==> flow/design.v <==
`timescale 1ns/1ps
module ddr2_test
	(
	input  wire          clk,
	input  wire          reset,
	input  wire          writes_en,
	input  wire          reads_en,
	input  wire          calib_done, 
	output reg           ib_re,
	input  wire [31:0]   ib_data,
	input  wire [7:0]    ib_count,  
	input  wire          ib_valid,
	input  wire          ib_empty,
	output reg           ob_we,
	output reg  [31:0]   ob_data,
	input  wire [9:0]    ob_count,
	output reg           p0_rd_en_o, 
	input  wire          p0_rd_empty,
	input  wire [31:0]   p0_rd_data,
	input  wire          p0_cmd_full,
	output reg           p0_cmd_en,
	output reg  [2:0]    p0_cmd_instr,
	output reg  [29:0]   p0_cmd_byte_addr,
	output wire [5:0]    p0_cmd_bl_o, 
	input  wire          p0_wr_full,
	output reg           p0_wr_en,
	output reg  [31:0]   p0_wr_data,
	output wire [3:0]    p0_wr_mask,
	output reg [26:0]		MEMORY_COUNT  
	);
localparam FIFO_SIZE      = 1024;
localparam BURST_LEN      = 10;   
wire        rd_fifo_afull;
reg  [29:0] cmd_byte_addr_wr, cmd_byte_addr_rd;
reg  [5:0]  burst_cnt;
reg         write_mode;
reg         read_mode;
reg         reset_d;
assign p0_cmd_bl_o = BURST_LEN - 1;
assign p0_wr_mask = 4'b0000;
always @(posedge clk) write_mode <= writes_en;
always @(posedge clk) read_mode <= reads_en;
always @(posedge clk) reset_d <= reset;
integer state;
localparam s_idle  = 0,
           s_write1 = 10,
           s_write2 = 11,
           s_write3 = 12,
           s_read1 = 20,
           s_read2 = 21,
           s_read3 = 22,
           s_read4 = 23,
			  s_writecmd0 = 30,
			  s_writecmd1 = 31,
			  s_readcmd0 = 40,
			  s_readcmd1 = 41;
always @(posedge clk) begin
	if (reset_d) begin
		state           	<= s_idle;
		burst_cnt       	<= BURST_LEN;
		cmd_byte_addr_wr  <= 0;
		cmd_byte_addr_rd  <= 0;
		p0_cmd_instr 		<= 3'b0;
		p0_cmd_byte_addr 	<= 30'b0;
		MEMORY_COUNT		<= 0;
		p0_cmd_instr 	<= 3'd0;
		p0_cmd_en 		<= 1'b0;
		p0_wr_en 		<= 1'b0;
		p0_rd_en_o 		<= 1'b0;
		ib_re 			<= 1'b0;
		ob_we 			<= 1'b0;
	end else begin
		case (state)
			s_idle: begin
				p0_cmd_en 	<= 1'b0;  
				p0_wr_en 	<= 1'b0;	
				p0_rd_en_o 	<= 1'b0;
				ib_re 		<= 1'b0;
				ob_we 		<= 1'b0;
				burst_cnt <= BURST_LEN;
				if ((p0_cmd_full == 1'b0) && (p0_cmd_en == 1'b0) && calib_done==1 && write_mode==1 && (ib_count >= BURST_LEN) && (MEMORY_COUNT<(27'd0-4*BURST_LEN))) begin
					state <= s_write1;
				end else if ((p0_cmd_full == 1'b0) && (p0_cmd_en == 1'b0) && calib_done==1 && read_mode==1 && (ob_count<(FIFO_SIZE-1-4*BURST_LEN) ) && (MEMORY_COUNT>4*BURST_LEN)) begin
					state <= s_readcmd0;
				end
			end
			s_write1: begin
				p0_wr_en <= 1'b0;					  
				ib_re <= 1'b1;
				state <= s_write2;
			end
			s_write2: begin
				ib_re <= 1'b0;
				if(ib_valid==1) begin
					p0_wr_data <= ib_data;
					burst_cnt <= burst_cnt - 1;
					state <= s_write3;
				end
			end
			s_write3: begin
				if (p0_wr_full == 1'b0) begin
					p0_wr_en   <= 1'b1;
					if (burst_cnt == 6'd0) begin
						state <= s_writecmd0;
						MEMORY_COUNT	  <= MEMORY_COUNT+4*BURST_LEN;
					end else begin
						state 			  <= s_write1;
					end
				end
			end
			s_writecmd0: begin
				p0_wr_en    	  <= 1'b0;
				p0_cmd_byte_addr <= cmd_byte_addr_wr;
				cmd_byte_addr_wr <= cmd_byte_addr_wr + 4*BURST_LEN;  
				p0_cmd_instr     <= 3'b000;
				state 			  <= s_writecmd1;
			end
			s_writecmd1: begin
				p0_cmd_en <= 1'b1;				 
				state <= s_idle;					 
			end
			s_readcmd0: begin
				p0_cmd_instr <= 3'b001;						 	 
				p0_cmd_byte_addr <= cmd_byte_addr_rd; 	 
				state <= s_readcmd1;	
			end
			s_readcmd1: begin
				p0_cmd_en <= 1'b1;					 
				state <= s_read1;	
			end
			s_read1: begin
				p0_cmd_en <= 1'b0;				  
				if (p0_rd_empty==0) begin 		  
					p0_rd_en_o  <= 1'b1;			  
					state <= s_read2;
				end
			end
			s_read2: begin
				ob_data <= p0_rd_data;		 
				p0_rd_en_o  <= 1'b0;					 	 
				state <= s_read3;
			end
			s_read3: begin
				ob_we 		  <= 1'b1;		 
				burst_cnt <= burst_cnt - 1;		 
				state <= s_read4;
			end
			s_read4: begin
				ob_we <= 1'b0;								 
				if ((burst_cnt == 6'd0)) begin 	 
					MEMORY_COUNT <= MEMORY_COUNT - 4*BURST_LEN; 			 
					cmd_byte_addr_rd	<= cmd_byte_addr_rd + 4*BURST_LEN;  
					state <= s_idle;
				end else begin
					state <= s_read1;
				end
			end
		endcase
	end
end
endmodule
== From RTL to reports: ddr2_test ==
What the tools print for ddr2_test, step after step.
Lines are those of the file above, counted from 1.
Cell names lack the library's common part.
A cell with -- has no value.
Design
  top module: ddr2_test
  clock port: clk
  cell library: sky130hd
  timing corner: tt_025C_1v80

== Elaborated design ==
Source: Yosys, flattened and elaborated, memories not mapped. Widths are those after wreduce. Registers that Yosys merges into a memory's read port (data or address) are not register bits. Print and check cells do not count. Equal cells are merged and count once.
Bit counts
  bits in registers: 230
  input port bits: 92
  output and inout bits: 139
Operators by class
  add/subtract/negate cells: 5
  order comparisons: 4
  equality and inequality tests: 17
  muxes and demuxes: 23
  bitwise gates (word level): 3
  reduce/logical cells: 33
Operator list (count)
  case mux 32 bit (select 12 bit): 1
  equality test 32 x 5 -> 1 bit (second input constant): 6
  2-to-1 mux 32 bit: 5
  equality test 32 x 4 -> 1 bit (second input constant): 3
  2-to-1 mux 27 bit: 3
  equality test 32 x 6 -> 1 bit (second input constant): 2
  adder 30 x 6 -> 30 bit (second input constant): 2
  case mux 30 bit (select 2 bit): 1
  case mux 27 bit (select 2 bit): 1
  < comparator 27 x 32 -> 1 bit (second input constant): 1
  zero test 32 bit: 1
  adder 27 x 6 -> 27 bit (second input constant): 1
  subtractor 27 x 6 -> 27 bit (second input constant): 1
  > comparator 27 x 6 -> 1 bit (second input constant): 1
  case mux 6 bit (select 3 bit): 1
  nonzero test 2 bit: 7
  nonzero test 12 bit: 1
  < comparator 10 bit (second input constant): 1
  inequality test 2 bit (second input constant): 5
  AND reduction 2 bit: 5
  OR reduction 2 bit: 5
  2-to-1 mux 5 bit: 2
  case mux 1 bit (select 2 bit): 5
  logical AND 1 bit: 8
  greater-or-equal comparator 8 x 4 -> 1 bit (second input constant): 1
  subtractor 6 x 1 -> 6 bit (second input constant): 1
  zero test 6 bit: 1
  case mux 3 bit (select 2 bit): 1
Not listed: further kinds 9, cells in them 12.

== Logic depth ==
Depth = most cells in a row (Yosys ltp): at word level without a register or memory, in the mapped netlist without a sequential cell, where the memories' decode and read muxes count.
Depth
  word-level depth: 9
  ABC_AREA: 1
  depth in mapped cells: 11
  mapped depth without buffers: 11

== Mapped cells and area ==
Source: synth_stat.txt of the flow (Yosys; design flattened, memories mapped). It holds for the ABC_AREA given above (unset counts as 0); a run with the other value may have another netlist.
The area totals of this step are shown rounded.
Mapped netlist
  standard cells after synthesis: 1064
  mapped area: 8700 um2
  sequential area: 4600 um2
  flip-flops: 196
  buffer cells: 49
Cell types
  dfxtp_1: count 132, total area 2.64E+03 um2
  edfxtp_1: count 64, total area 1.92E+03 um2
  nand2_1: count 209, total area 784.502 um2
  nor2_1: count 174, total area 653.126 um2
  inv_1: count 103, total area 386.621 um2
  a21oi_1: count 67, total area 335.322 um2
  nand3_1: count 58, total area 290.278 um2
  o21ai_0: count 45, total area 225.216 um2
  o221ai_1: count 24, total area 210.202 um2
  nor3_1: count 31, total area 155.149 um2
  buf_4: count 20, total area 150.144 um2
  nand4_1: count 22, total area 137.632 um2
  ha_1: count 7, total area 87.584 um2
  buf_2: count 14, total area 70.067 um2
  nor2_2: count 9, total area 56.304 um2
  nor2_4: count 5, total area 56.304 um2
  xor2_1: count 6, total area 52.55 um2
  a31oi_1: count 7, total area 43.792 um2
Other cell types: 28; their cells: 67.

== Timing after synthesis ==
Path of least setup slack by OpenSTA after synthesis, without wires, with an ideal clock, recovery checks aside; 20% of the period is set as input and as output delay. Where synthesis merged equal registers, the netlist keeps one of their names.
Timing after synthesis
  path type: register to register
  start point: register reset_d
  end point: register ob_data[0]
  clock period: 3000 ps
  library setup time: 423 ps
  launch time at the first pin: 0 ps
  data arrival time: 2100 ps
  path slack: 477 ps
  path delay: 2523 ps
  stages on the path: 4
  synthesis period reached: 2523 ps
"path delay" = arrival - input delay + setup time.
"stages on the path": output pins that drive a net of the path, with the launching flip-flop's if there is one; two outputs of one cell count as two.
"synthesis period reached" = period - worst setup slack (recovery checks aside). The figure is calculated, with input and output delays left at 20% of the set period.
Between the ends stands the longest chain of elaborated cells between them, by number of cells; it is not shown to be the way that was timed. Of several equally long chains one is given.
Each line given opens the expression or statement behind the cell; cells for indexed reads and writes are added by Yosys, which also makes memories of some case tables.
Between the ends, after synthesis
  path through: dfxtp_1 clkbuf_1 clkbuf_1 nor2_1
  length of the longest elaborated chain: 2
  elaborated cells between the ends (all ways): 2
  classes of those cells: 1 x logic; 1 x reduce/logical
RTL lines, path after synthesis
  from (decl): line 38  | reg         reset_d;
  from (assign): line 43  | always @(posedge clk) reset_d <= reset;
  inverter 1 bit
  AND reduction 2 bit
  to (assign): line 139  | ob_data <= p0_rd_data;
  to (decl): line 15  | output reg [31:0] ob_data,

== Worst path after layout ==
Path of least setup slack in the final report of stored run 1 (OpenROAD, finished layout, wires in). Where an end is a register, its clock arrival counts in the times.
The path's times are printed in steps of 10 ps; the period is the one set.
Timing post-layout
  path type: register to output
  start point: register MEMORY_COUNT[20]
  end point: output MEMORY_COUNT[20]
  clock period: 3400 ps
  launch time at the first pin: 440 ps
  data arrival time: 1570 ps
  path slack: 1150 ps
  stages on the path: 2
At most two assigning lines are given for a register; there are more.
Between the ends, post-layout
  path through: dfxtp_1 clkdlybuf4s50_1
  length of the longest elaborated chain: 0
  elaborated cells between the ends (all ways): 0
RTL lines, path post-layout
  from (decl): line 29  | output reg [26:0] MEMORY_COUNT
  from (assign): line 105  | MEMORY_COUNT <= MEMORY_COUNT+4*BURST_LEN;
  from (assign): line 151  | MEMORY_COUNT <= MEMORY_COUNT - 4*BURST_LEN;
  to (decl): line 29

Stored flow runs of ddr2_test (6 of them; Yosys, OpenROAD, sky130hd). They differ in their settings and are not a sequence. Constraints: input delay and output delay 20% of the set period each, output load 0.01 pF.
"achieved clock period" = clock period - worst setup slack. The figure is calculated, with input and output delays left at 20% of the set period.
"worst setup path time" = time allowed to the worst setup path (clock period - input delay - output delay, where it has them) - its slack; a late launch clock adds to it, a late capture clock takes from it.
"power": no workload was simulated; the value follows from the tool's default switching activity.
"worst setup path time" is given in steps of 10 ps.
Results are given in rounded form.
[stored run 1] settings: ABC_AREA=1, CAP_MARGIN=30, CELL_PAD_IN_SITES_DETAIL_PLACEMENT=1, CORE_ASPECT_RATIO=0.97, CORE_MARGIN=8, CORE_UTILIZATION=30, CTS_CLUSTER_DIAMETER=297, CTS_CLUSTER_SIZE=39, GPL_ROUTABILITY_DRIVEN=0, GPL_TIMING_DRIVEN=0, MAX_ROUTING_LAYER=met5, SETUP_SLACK_MARGIN=-0.07, SLEW_MARGIN=5, TNS_END_PERCENT=15, period_ns=3.4
[stored run 1] result: chip area after synthesis (Yosys) 8700 um2, die area 35000 um2, standard-cell area of the final layout 12000 um2, utilization 42 %, worst setup slack after layout 1100 ps, total negative slack 0 ps, worst hold slack 470 ps, power 4700 µW, achieved clock period 2254 ps, worst setup path time 1570 ps, worst setup path kind register to output
[stored run 2] settings: CORE_UTILIZATION=40, PLACE_DENSITY=0.6, SETUP_SLACK_MARGIN=-0.08, period_ns=2.43, CAP_MARGIN=20, CORE_MARGIN=2, SLEW_MARGIN=20
[stored run 2] result: chip area after synthesis (Yosys) 8300 um2, die area 22000 um2, standard-cell area of the final layout 11000 um2, utilization 56 %, worst setup slack after layout 250 ps, total negative slack 0 ps, worst hold slack 480 ps, power 6400 µW, achieved clock period 2180 ps, worst setup path time 2180 ps, worst setup path kind register to register
[stored run 3] settings: CORE_ASPECT_RATIO=0.88, CORE_MARGIN=7, CORE_UTILIZATION=65, CTS_CLUSTER_DIAMETER=174, CTS_CLUSTER_SIZE=11, GPL_TIMING_DRIVEN=1, PLACE_DENSITY_LB_ADDON=0.06, period_ns=1.48, CAP_MARGIN=20, SLEW_MARGIN=20
[stored run 3] result: did not finish, placement stopped with DPL-0033
[stored run 4] settings: CELL_PAD_IN_SITES_DETAIL_PLACEMENT=2, CORE_ASPECT_RATIO=0.53, CORE_UTILIZATION=40, CTS_CLUSTER_DIAMETER=156, GPL_ROUTABILITY_DRIVEN=0, PLACE_DENSITY_LB_ADDON=0.1, SETUP_SLACK_MARGIN=-0.3, period_ns=3.0, CAP_MARGIN=20, CORE_MARGIN=2, SLEW_MARGIN=20
[stored run 4] result: chip area after synthesis (Yosys) 8300 um2, die area 22000 um2, standard-cell area of the final layout 11000 um2, utilization 55 %, worst setup slack after layout 290 ps, total negative slack 0 ps, worst hold slack 530 ps, power 5400 µW, achieved clock period 2715 ps, worst setup path time 2710 ps, worst setup path kind register to register
[stored run 5] settings: CORE_UTILIZATION=47, CTS_CLUSTER_SIZE=35, GPL_TIMING_DRIVEN=1, PLACE_DENSITY_LB_ADDON=0.13, SETUP_SLACK_MARGIN=0.43, period_ns=1.9, CAP_MARGIN=20, CORE_MARGIN=2, SLEW_MARGIN=20
[stored run 5] result: chip area after synthesis (Yosys) 8300 um2, die area 19000 um2, standard-cell area of the final layout 13000 um2, utilization 76 %, worst setup slack after layout -17 ps, total negative slack -20 ps, worst hold slack 380 ps, power 8000 µW, achieved clock period 1917 ps, worst setup path time 1920 ps, worst setup path kind register to register
[stored run 6] settings: CAP_MARGIN=30, CELL_PAD_IN_SITES_DETAIL_PLACEMENT=1, CORE_MARGIN=8, CORE_UTILIZATION=44, CTS_CLUSTER_DIAMETER=297, CTS_CLUSTER_SIZE=39, GPL_ROUTABILITY_DRIVEN=0, GPL_TIMING_DRIVEN=0, MAX_ROUTING_LAYER=met5, SETUP_SLACK_MARGIN=-0.07, SLEW_MARGIN=5, TNS_END_PERCENT=15, period_ns=3.4
[stored run 6] result: chip area after synthesis (Yosys) 8300 um2, die area 24000 um2, standard-cell area of the final layout 11000 um2, utilization 61 %, worst setup slack after layout 820 ps, total negative slack 0 ps, worst hold slack 490 ps, power 4600 µW, achieved clock period 2580 ps, worst setup path time 2580 ps, worst setup path kind register to register
